==> flow/design.v <==
`default_nettype none
`timescale 1ns / 1ps
module mul #(
    WIDTH=25,   
    FBITS=20    
    )(
    input wire signed [WIDTH-1:0] a,    
    input wire signed [WIDTH-1:0] b,    
    output reg signed [WIDTH-1:0] val   
    );
    localparam IBITS = WIDTH - FBITS;     
    localparam MSB = 2*WIDTH - IBITS - 1;  
    localparam LSB = WIDTH - IBITS;        
    localparam HALF = {1'b1, {FBITS-1{1'b0}}}; 
    reg sig_diff;   
    reg signed [WIDTH-1:0] a1, b1;   
    reg signed [WIDTH-1:0] prod_t;   
    reg signed [2*WIDTH-1:0] prod;   
    reg [FBITS-1:0] rbits;           
    reg round;   
    reg even;    
    reg signed [WIDTH-1:0] u_result;    
    always @(*) begin
        sig_diff = a[WIDTH-1] ^ b[WIDTH-1];
        a1 = a[WIDTH-1] ? -a : a;    
        b1 = b[WIDTH-1] ? -b : b;    
        prod = a1 * b1;  
        prod_t = prod[MSB:LSB];  
        rbits  = prod[FBITS-1:0];  
        round  = prod[FBITS-1];    
        even  = ~prod[FBITS];      
         u_result = (round && !(even && rbits == HALF)) ? prod_t + 25'b1 : prod_t;  
         val = sig_diff ? -u_result : u_result;
        end
endmodule
`timescale 1ns / 1ps
 module random(
  output wire [31:0] out,
  input wire clk,  
  input wire reset,
  input wire request        
  ); 
  parameter [31:0] mod = 32'b1000_0000_0000_0000_0000_0000_0000_0000;  
  parameter [31:0] a = 32'd22695477;    
  parameter [31:0] c = 32'b1;            
  reg [31:0] temp;              
  reg [63:0] temp1;             
  reg [31:0] temp2;             
  reg [31:0] temp_out;          
  reg [1:0] state;              
always @(posedge clk) begin
        if(state == 2'b00)
            temp1 <= temp * a + c;   
        else if(state == 2'b01)
            temp2 <= temp1 % mod;    
end
always @(posedge clk or posedge reset) begin
        if (reset) begin
            temp <= 32'd13;
            state <= 2'b00;
            temp_out <= 32'd0;
        end
        else begin
            if(state == 2'b00) begin 
                state <= 2'b01;
            end
            else if(state == 2'b01) begin
                state <= 2'b10;
            end
            else begin
                temp <= temp2;         
                if(request) 
                    state <= 2'b00;    
            end
            if (request)
                temp_out <= temp2;
        end
end
assign out = temp_out;
 endmodule
`default_nettype none
`timescale 1ns / 1ps
module barnsley #(
    FP_WIDTH=25,    
    FP_INT=5       
    ) (
    input  wire clk,                                     
    input wire reset,                                    
    output wire [19:0] iter_max,                          
    input wire iter_change,                              
    output reg done,                                     
    output wire complete,                                
    output reg signed [FP_WIDTH-1:0] xn,                 
    output reg signed [FP_WIDTH-1:0] yn
    );
    reg signed [FP_WIDTH-1:0] mul_a_1, mul_b_1, mul_a_2, mul_b_2;
    wire signed [FP_WIDTH-1:0] mul_val_1, mul_val_2;
    mul #(.WIDTH(FP_WIDTH), .FBITS(FP_WIDTH - FP_INT)) mul_inst_0 (
        /*verilator lint_on PINCONNECTEMPTY*/
        .a(mul_a_1),
        .b(mul_b_1),
        .val(mul_val_1)
    );
    mul #(.WIDTH(FP_WIDTH), .FBITS(FP_WIDTH - FP_INT)) mul_inst_1 (
        /*verilator lint_on PINCONNECTEMPTY*/
        .a(mul_a_2),
        .b(mul_b_2),
        .val(mul_val_2)
    );
    wire [31:0] random_out;
    random random_inst(.out(random_out), .clk(clk), .reset(reset), .request(done) );
    reg [19:0] n;
    reg signed [FP_WIDTH-1:0] x;
    reg signed [FP_WIDTH-1:0] y;
    reg [3:0] state;  
    reg [19:0] iter_value;
    reg iter_reg;
    wire iter_button;
    always @(posedge clk) 
    begin
        iter_reg <= iter_change;
    end
    assign iter_button = iter_change & ~iter_reg;
    localparam signed [FP_WIDTH-1:0] FP_0_16 = 25'b0000000101000111101011100;  
    localparam signed [FP_WIDTH-1:0] FP_0_15 = 25'b0000000100110011001100110;  
    localparam signed [FP_WIDTH-1:0] NFP_0_15 = 25'b1111111011001100110011010;  
    localparam signed [FP_WIDTH-1:0] FP_0_85 = 25'b0000011011001100110011001;  
    localparam signed [FP_WIDTH-1:0] FP_0_04 = 25'b0000000001010001111010111;   
    localparam signed [FP_WIDTH-1:0] NFP_0_04 = 25'b1111110011001100110011010;  
    localparam signed [FP_WIDTH-1:0] FP_0_2  = 25'b0000000110011001100110011;   
    localparam signed [FP_WIDTH-1:0] FP_0_23 = 25'b0000000111010111000010100;  
    localparam signed [FP_WIDTH-1:0] FP_0_22 = 25'b0000000111000010100011110;  
    localparam signed [FP_WIDTH-1:0] FP_0_24 = 25'b0000000111101011100001010;  
    localparam signed [FP_WIDTH-1:0] FP_0_26 = 25'b0000001000010100011110101;  
    localparam signed [FP_WIDTH-1:0] NFP_0_26 = 25'b1111110111101011100001011; 
    localparam signed [FP_WIDTH-1:0] FP_0_28 = 25'b0000001000111101011100001;  
    localparam signed [FP_WIDTH-1:0] FP_1_5  = 25'b0000110000000000000000000;  
    assign complete = (n >= iter_value);
    always @(posedge clk or posedge reset) 
    begin
        if (reset) 
            begin
                x <= 0;  y <= 0;
                xn <= 0; yn <= 0;
                n <= 0;  done <= 0;
                state <= 0;
                iter_value <= 1000;
            end
        else if (iter_button) 
            begin
                done <= 0;
                if (iter_value < 10000)
                    iter_value <= iter_value + 3000; 
            end
        else if (complete)
            done <= 0;
        else
            begin
                case (state)
                    4'b0000: 
                    begin
                        done <= 0;
                        state <= 4'b0001;
                    end
                    4'b0001: 
                    begin
                        done <= 0;
                        if (random_out < 32'd21474836)
                                xn <= 0;
                        else if (random_out < 32'd1846835936)
                            begin 
                                mul_a_1 <= x;
                                mul_b_1 <= FP_0_85;  
                                mul_a_2 <= y;
                                mul_b_2 <= FP_0_04;  
                            end
                        else if (random_out < 32'd1997159792)
                            begin 
                                mul_a_1 <= x;
                                mul_b_1 <= FP_0_2;  
                                mul_a_2 <= y;
                                mul_b_2 <= (FP_0_26);  
                            end
                        else 
                            begin
                                mul_a_1 <= x;
                                mul_b_1 <= (FP_0_15);  
                                mul_a_2 <= y;
                                mul_b_2 <= FP_0_28;  
                            end
                        state <= 4'b0010;
                    end
                    4'b0010: 
                    begin
                        done <= 0;
                        if (random_out < 32'd21474836)
                                xn <= 0;
                        else if (random_out < 32'd1846835936)
                            begin
                                xn <= mul_val_1 + mul_val_2; 
                            end
                        else if (random_out < 32'd1997159792)
                            begin 
                                xn <= mul_val_1 - mul_val_2; 
                            end
                        else 
                            begin
                                xn <= -mul_val_1 + mul_val_2;
                            end
                        state <= 4'b0011;
                    end
                    4'b0011: 
                    begin
                        done <= 0;
                        if (random_out < 32'd21474836)
                            begin
                                mul_a_1 <= FP_0_16;  
                                mul_b_1 <= y; 
                            end
                        else if (random_out < 32'd1846835936)
                            begin 
                                mul_a_1 <= x;
                                mul_b_1 <= (FP_0_04);  
                                mul_a_2 <= y;
                                mul_b_2 <= FP_0_85;  
                            end
                        else if (random_out < 32'd1997159792)
                            begin 
                                mul_a_1 <= x;
                                mul_b_1 <= FP_0_23;  
                                mul_a_2 <= y;
                                mul_b_2 <= FP_0_22;  
                            end
                        else 
                            begin
                                mul_a_1 <= x;
                                mul_b_1 <= FP_0_26;  
                                mul_a_2 <= y;
                                mul_b_2 <= FP_0_24;  
                            end
                        state <= 4'b0100;
                    end 
                    4'b0100: 
                    begin
                        done <= 0;
                        if (random_out < 32'd21474836)
                            begin
                                yn <= mul_val_1;
                            end
                        else if (random_out < 32'd1846835936) 
                            begin 
                                yn <= -mul_val_1 + mul_val_2 + FP_1_5;
                            end
                        else if (random_out < 32'd1997159792)
                            begin 
                                yn <= mul_val_1 + mul_val_2 + FP_1_5;
                            end
                        else 
                            begin
                                yn <= mul_val_1 + mul_val_2;
                            end
                        state <= 4'b0101;
                    end                     
                    4'b0101:
                    begin
                        x <= xn;
                        y <= yn;
                        n <= n + 1;
                        done <= 1;
                        state <= 4'b0000;
                    end
                endcase
            end
    end
    assign iter_max = iter_value;
endmodule
Wiki page: barnsley / tool data

* Step by step through the tools: barnsley *
Each step is given for the RTL above and for the edited RTL.
"before" refers to lines of the RTL above, "after" to lines of the edited file.
"change": "after" minus "before" as printed here.
Library cell names are shortened.
Not given: -

inputs
  top = barnsley
  clock port = clk
  cell library = sky130hd
  timing corner = tt_025C_1v80

* Edit of the RTL *
Unified diff, file above to edited file.
The edited RTL no longer does the same as the RTL above: the edit was made by script, with no optimisation intended.

begin of diff
@@ -23,5 +23,5 @@
     always @(*) begin
         sig_diff = a[WIDTH-1] ^ b[WIDTH-1];
-        a1 = a[WIDTH-1] ? -a : a;    
+        a1 = a;    
         b1 = b[WIDTH-1] ? -b : b;    
         prod = a1 * b1;  
end of diff

* Word level *
Yosys after proc, flatten, opt, wreduce and memory -nomap, before mapping. Memory bits, and registers merged into a memory's read port (data or address), are not among the register bits. Print and check cells are not counted.

storage and ports
  what                             before  after  change
  bits in registers                372     372    0
  latch bits                       0       0      0
  memory bits (writable)           0       0      0
  ROM bits                         0       0      0
  clocked read ports x word width  0       0      0
  memory cells                     0       0      0
  output and inout bits            72      72     0
  cells after elaboration          133     129    -4

operators by class
  what                              before  after  change
  add/subtract/negate cells         17      15     -2
  multiply operators                3       3      0
  divide/modulo/power cells         0       0      0
  magnitude comparators             5       5      0
  eq/ne operators                   12      12     0
  shift operators                   0       0      0
  multiplexer cells                 42      40     -2
  bitwise gates (word level)        11      11     0
  reductions and logical operators  25      25     0

operators by type and width
  kind                before  after  change
  25-bit two-way mux  23      21     -2
  25-bit negation     7       5      -2

Operator kinds equal on both sides are left out: 46.

* Logic depth *
Longest topological path by Yosys (ltp), each cell counted once; first at word level (registers and memories cut), then after technology mapping (sequential cells cut; the memories' decode and read muxes count).

depth
  what                          before  after  change
  depth after elaboration       16      16     0
  ABC_AREA                      0       0      -
  mapped depth                  60      61     +1
  mapped depth without buffers  56      57     +1

* Mapped cells and area *
Source: synth_stat.txt of the flow (Yosys; design flattened, memories mapped). It holds for the ABC_AREA given above (unset counts as 0); a run with the other value may have another netlist.

cells by type
  cell type  before  after  change
  and2_1     265     592    +327
  nor2_1     519     231    -288
  inv_1      1675    1584   -91
  xnor2_1    290     230    -60
  xor2_1     116     83     -33
  nand2_1    648     622    -26
  or4_1      28      7      -21
  or2_2      32      17     -15
  a22oi_1    22      7      -15
  nand2b_1   56      43     -13
  o31ai_1    30      17     -13
  o21ai_0    198     187    -11
  and4_1     16      6      -10
  buf_2      12      2      -10
  clkbuf_1   251     259    +8
  and3_1     37      29     -8
  nand4_1    32      39     +7
  a41oi_1    11      4      -7

Cell types equal on both sides are left out: 20.
Not every row of either side is listed.

mapped netlist
  what                  before   after    change
  cells in the netlist  7469     7201     -268
  mapped area (um^2)    69406.6  68501.9  -904.7
  flip-flops            359      359      0
  buffers               282      279      -3

The figures by module come from a second, unflattened synthesis with its own total; it is not the netlist above.

second synthesis, totals
  what                                            before   after    change
  cell total of the unflattened synthesis         8403     8106     -297
  area total of the unflattened synthesis (um^2)  75855.3  74655.4  -1199.9

Rows give one instance, submodules left out.

modules, before
  module    times used  cells  area (um^2)
  mul       2           2875   24573.6
  barnsley  1           1598   14531.4
  random    1           1055   12176.7

modules, after
  module    times used  cells  area (um^2)
  mul       2           2741   24041.8
  barnsley  1           1598   14531.4
  random    1           1026   12040.3

* Path before layout *
Source: OpenSTA report_checks on the synthesized netlist (no wires, ideal clock, input and output delay 20% of the period each), path of least setup slack; recovery checks are left aside. Register names are those of the netlist, which keeps one name where synthesis merged equal registers.

timing path after synthesis
  what                           before                after                 change
  path type                      register to register  register to register  -
  from                           reg mul_b_1[2]        reg mul_b_1[0]        -
  to                             reg yn[24]            reg yn[24]            -
  period (ps)                    15000                 15000                 0
  time at the first pin (ps)     0                     0                     0
  arrival time (ps)              13507                 12512                 -995
  required time (ps)             14860                 14869                 +9
  slack (ps)                     1353                  2357                  +1004
  path delay (ps)                13647                 12643                 -1004
  stages on the path             54                    54                    0
  synthesis period reached (ps)  13647                 12643                 -1004

"path delay" is the arrival time less input delay plus setup time.
"stages on the path" counts driving pins, that of a launching flip-flop among them; a cell with two outputs on the path counts twice.
"synthesis period reached" = period - worst setup slack (recovery checks aside). The figure is calculated, with input and output delays left at 20% of the set period.
The rows between start and end are the longest chain of elaborated cells between them; the timing report does not say that the signal goes this way. Where chains are equally long, one stands for them.
A line is the first line of the expression or statement that the cell stems from. Yosys adds cells for indexed reads and writes and turns some case tables into memories.
A register here has more assigning lines than the two given.

between the ends, after synthesis, before
  path through = edfxtp_1 > or3_1 > nand2b_1 > or4_1 > o41ai_1 > nand2b_1 > o21ai_0 > xor2_1 > clkbuf_1 > nor2_1 > fa_1 > inv_1 > fa_1 > inv_1 > fa_1 > inv_1 > fa_1 > inv_1 > [... 18 more ...] > o21ai_0 > a21oi_1 > mux2i_1 > xor2_1 > ha_1 > clkbuf_1 > inv_1 > nand3_1 > o211ai_1 > a31oi_1 > a2111oi_0 > nor2_1 > o311ai_0 > nor3b_1 > xnor2_1 > xnor3_1 > nand3_1 > o311ai_1
  length of the longest elaborated chain = 15

RTL lines, path after synthesis, before
  what                                            line  source
  from (decl)                                     96    reg signed [FP_WIDTH-1:0] mul_a_1, mul_b_1, mul_a_2, mul_b_2;
  from (assign)                                   187   mul_b_1 <= (FP_0_15);
  from (assign)                                   218   mul_b_1 <= y;
  25-bit negation                                 26    b1 = b[WIDTH-1] ? -b : b;
  25-bit two-way mux                              26
  25-bit by 25-bit multiplier with 45-bit output  27    prod = a1 * b1;
  1-bit NOT                                       31    even  = ~prod[FBITS];
  1-bit logical AND                               32    u_result = (round && !(even && rbits == HALF)) ? prod_t + 25'b1 : prod_t;
  1-bit zero test                                 32
  1-bit logical AND                               32
  25-bit two-way mux                              32
  25-bit negation                                 33    val = sig_diff ? -u_result : u_result;
  25-bit two-way mux                              33
  25-bit negation                                 252   yn <= -mul_val_1 + mul_val_2 + FP_1_5;
  25-bit adder                                    252
  25-bit by 22-bit adder with 25-bit output       252
  25-bit two-way mux                              250   else if (random_out < 32'd1846835936)
  25-bit two-way mux                              246   if (random_out < 32'd21474836)
  to (assign)                                     248   yn <= mul_val_1;
  to (assign)                                     252
  to (decl)                                       94    output reg signed [FP_WIDTH-1:0] yn

between the ends, after synthesis, after
  path through = edfxtp_1 > clkbuf_1 > inv_1 > ha_1 > nor2b_1 > nand2_1 > or3_1 > o21ai_0 > xnor2_1 > clkbuf_1 > and2_1 > fa_1 > inv_1 > fa_1 > inv_1 > fa_1 > inv_1 > fa_1 > [... 18 more ...] > or4b_4 > o21ai_1 > o21ai_0 > xnor2_1 > inv_1 > ha_1 > clkbuf_1 > inv_1 > o41ai_1 > nand2_1 > mux2i_1 > a2111oi_0 > xnor2_1 > nor2_1 > a211oi_1 > o21ai_1 > xnor2_1 > o21ai_1
  length of the longest elaborated chain = 15

RTL lines, path after synthesis, after
  what                                            line  source
  from (decl)                                     96    reg signed [FP_WIDTH-1:0] mul_a_1, mul_b_1, mul_a_2, mul_b_2;
  from (assign)                                   187   mul_b_1 <= (FP_0_15);
  from (assign)                                   218   mul_b_1 <= y;
  25-bit negation                                 26    b1 = b[WIDTH-1] ? -b : b;
  25-bit two-way mux                              26
  25-bit by 25-bit multiplier with 45-bit output  27    prod = a1 * b1;
  1-bit NOT                                       31    even  = ~prod[FBITS];
  1-bit logical AND                               32    u_result = (round && !(even && rbits == HALF)) ? prod_t + 25'b1 : prod_t;
  1-bit zero test                                 32
  1-bit logical AND                               32
  25-bit two-way mux                              32
  25-bit negation                                 33    val = sig_diff ? -u_result : u_result;
  25-bit two-way mux                              33
  25-bit negation                                 252   yn <= -mul_val_1 + mul_val_2 + FP_1_5;
  25-bit adder                                    252
  25-bit by 22-bit adder with 25-bit output       252
  25-bit two-way mux                              250   else if (random_out < 32'd1846835936)
  25-bit two-way mux                              246   if (random_out < 32'd21474836)
  to (assign)                                     248   yn <= mul_val_1;
  to (assign)                                     252
  to (decl)                                       94    output reg signed [FP_WIDTH-1:0] yn

* Worst path after layout *
From the final timing report of each run of pair A: the path of least setup slack in the routed layout; clock arrival at registers is part of the times.
The report prints the path's times to 10 ps; the period is as set.

timing path after layout
  what                        before                after                 change
  path type                   register to register  register to register  -
  from                        reg mul_a_2[6]        reg mul_b_1[0]        -
  to                          reg yn[24]            reg yn[24]            -
  period (ps)                 15000                 15000                 0
  time at the first pin (ps)  610                   580                   -30
  arrival time (ps)           14920                 14580                 -340
  required time (ps)          15460                 15420                 -40
  slack (ps)                  540                   840                   +300
  stages on the path          51                    52                    +1

The rows between start and end are the longest chain of elaborated cells between them; the timing report does not say that the signal goes this way. Where chains are equally long, one stands for them.
A register here has more assigning lines than the two given.

between the ends, after layout, before
  path through = edfxtp_1 > or4_1 > nor4_1 > nand2b_1 > nand2b_1 > nand2b_1 > o21ai_0 > xnor2_2 > buf_4 > and2_1 > fa_1 > inv_1 > fa_1 > inv_1 > fa_1 > inv_1 > fa_1 > fa_1 > [... 15 more ...] > a21boi_1 > or4_1 > nor2_1 > a21oi_1 > xnor2_2 > ha_1 > inv_2 > or4_1 > nor2_1 > a31oi_1 > o21a_1 > xnor2_1 > o21a_1 > a311oi_1 > or3_1 > mux2i_1 > xnor2_1 > o311ai_1
  length of the longest elaborated chain = 15

RTL lines, path after layout, before
  what                                            line  source
  from (decl)                                     96    reg signed [FP_WIDTH-1:0] mul_a_1, mul_b_1, mul_a_2, mul_b_2;
  from (assign)                                   174   mul_a_2 <= y;
  from (assign)                                   181   mul_a_2 <= y;
  25-bit negation                                 25    a1 = a[WIDTH-1] ? -a : a;
  25-bit two-way mux                              25
  25-bit by 25-bit multiplier with 45-bit output  27    prod = a1 * b1;
  1-bit NOT                                       31    even  = ~prod[FBITS];
  1-bit logical AND                               32    u_result = (round && !(even && rbits == HALF)) ? prod_t + 25'b1 : prod_t;
  1-bit zero test                                 32
  1-bit logical AND                               32
  25-bit two-way mux                              32
  25-bit negation                                 33    val = sig_diff ? -u_result : u_result;
  25-bit two-way mux                              33
  25-bit adder                                    256   yn <= mul_val_1 + mul_val_2 + FP_1_5;
  25-bit by 22-bit adder with 25-bit output       256
  25-bit two-way mux                              254   else if (random_out < 32'd1997159792)
  25-bit two-way mux                              250   else if (random_out < 32'd1846835936)
  25-bit two-way mux                              246   if (random_out < 32'd21474836)
  to (assign)                                     248   yn <= mul_val_1;
  to (assign)                                     252   yn <= -mul_val_1 + mul_val_2 + FP_1_5;
  to (decl)                                       94    output reg signed [FP_WIDTH-1:0] yn

between the ends, after layout, after
  path through = edfxtp_1 > buf_4 > inv_1 > ha_1 > nor2b_1 > nand2_1 > o21ai_0 > xnor2_2 > and2_1 > fa_1 > fa_1 > inv_1 > fa_1 > inv_1 > fa_1 > ha_1 > fa_1 > fa_1 > [... 16 more ...] > inv_1 > ha_1 > nor2_1 > a22o_1 > a311oi_1 > nor3_1 > a311oi_1 > o41ai_1 > buf_4 > a2111oi_0 > a311oi_1 > a2111oi_0 > xnor2_1 > nor2_1 > a211oi_1 > o21ai_1 > xnor2_1 > o21ai_1
  length of the longest elaborated chain = 15

RTL lines, path after layout, after
  what                                            line  source
  from (decl)                                     96    reg signed [FP_WIDTH-1:0] mul_a_1, mul_b_1, mul_a_2, mul_b_2;
  from (assign)                                   187   mul_b_1 <= (FP_0_15);
  from (assign)                                   218   mul_b_1 <= y;
  25-bit negation                                 26    b1 = b[WIDTH-1] ? -b : b;
  25-bit two-way mux                              26
  25-bit by 25-bit multiplier with 45-bit output  27    prod = a1 * b1;
  1-bit NOT                                       31    even  = ~prod[FBITS];
  1-bit logical AND                               32    u_result = (round && !(even && rbits == HALF)) ? prod_t + 25'b1 : prod_t;
  1-bit zero test                                 32
  1-bit logical AND                               32
  25-bit two-way mux                              32
  25-bit negation                                 33    val = sig_diff ? -u_result : u_result;
  25-bit two-way mux                              33
  25-bit negation                                 252   yn <= -mul_val_1 + mul_val_2 + FP_1_5;
  25-bit adder                                    252
  25-bit by 22-bit adder with 25-bit output       252
  25-bit two-way mux                              250   else if (random_out < 32'd1846835936)
  25-bit two-way mux                              246   if (random_out < 32'd21474836)
  to (assign)                                     248   yn <= mul_val_1;
  to (assign)                                     252
  to (decl)                                       94    output reg signed [FP_WIDTH-1:0] yn

* Flow runs *
Runs of the flow (Yosys, OpenROAD) on both versions; the two runs of a pair have the same settings. The constraints put input and output delay at 20% of the set period each and load the outputs with 0.01 pF.

flow settings, pair A
  CORE_UTILIZATION = 40
  period_ns = 15.0
  CAP_MARGIN = 20
  CORE_MARGIN = 2
  SLEW_MARGIN = 20

final reports, pair A
  what                                           before    after     change
  cell area after synthesis (um^2)               69406.6   68501.9   -904.7
  full die area (um^2)                           176867.0  174582.0  -2285.0
  standard-cell area of the final layout (um^2)  75656.3   73483.0   -2173.3
  utilization in the final report                0.44      0.433     -0.007
  worst slack on setup checks (ps)               540       839       +299
  setup TNS (ps)                                 0         0         0
  smallest hold slack (ps)                       409       400       -9
  achieved period (ps)                           14460     14161     -299

flow settings, pair B
  ABC_AREA = 0
  CORE_ASPECT_RATIO = 0.99
  CORE_UTILIZATION = 49
  PLACE_DENSITY_LB_ADDON = 0.23
  SLEW_MARGIN = 0
  TNS_END_PERCENT = 70
  period_ns = 14.6
  CAP_MARGIN = 20
  CORE_MARGIN = 2

final reports, pair B
  what                                           before    after     change
  cell area after synthesis (um^2)               69406.6   68501.9   -904.7
  full die area (um^2)                           144672.0  142807.0  -1865.0
  standard-cell area of the final layout (um^2)  75230.9   73138.9   -2092.0
  utilization in the final report                0.535     0.527     -0.008
  worst slack on setup checks (ps)               621       661       +40
  setup TNS (ps)                                 0         0         0
  smallest hold slack (ps)                       420       399       -21
  achieved period (ps)                           13979     13939     -40

By "achieved period" is meant the clock period of the run minus its worst setup slack. This is arithmetic on one report: input and output delays are still those of the set period (20% each).
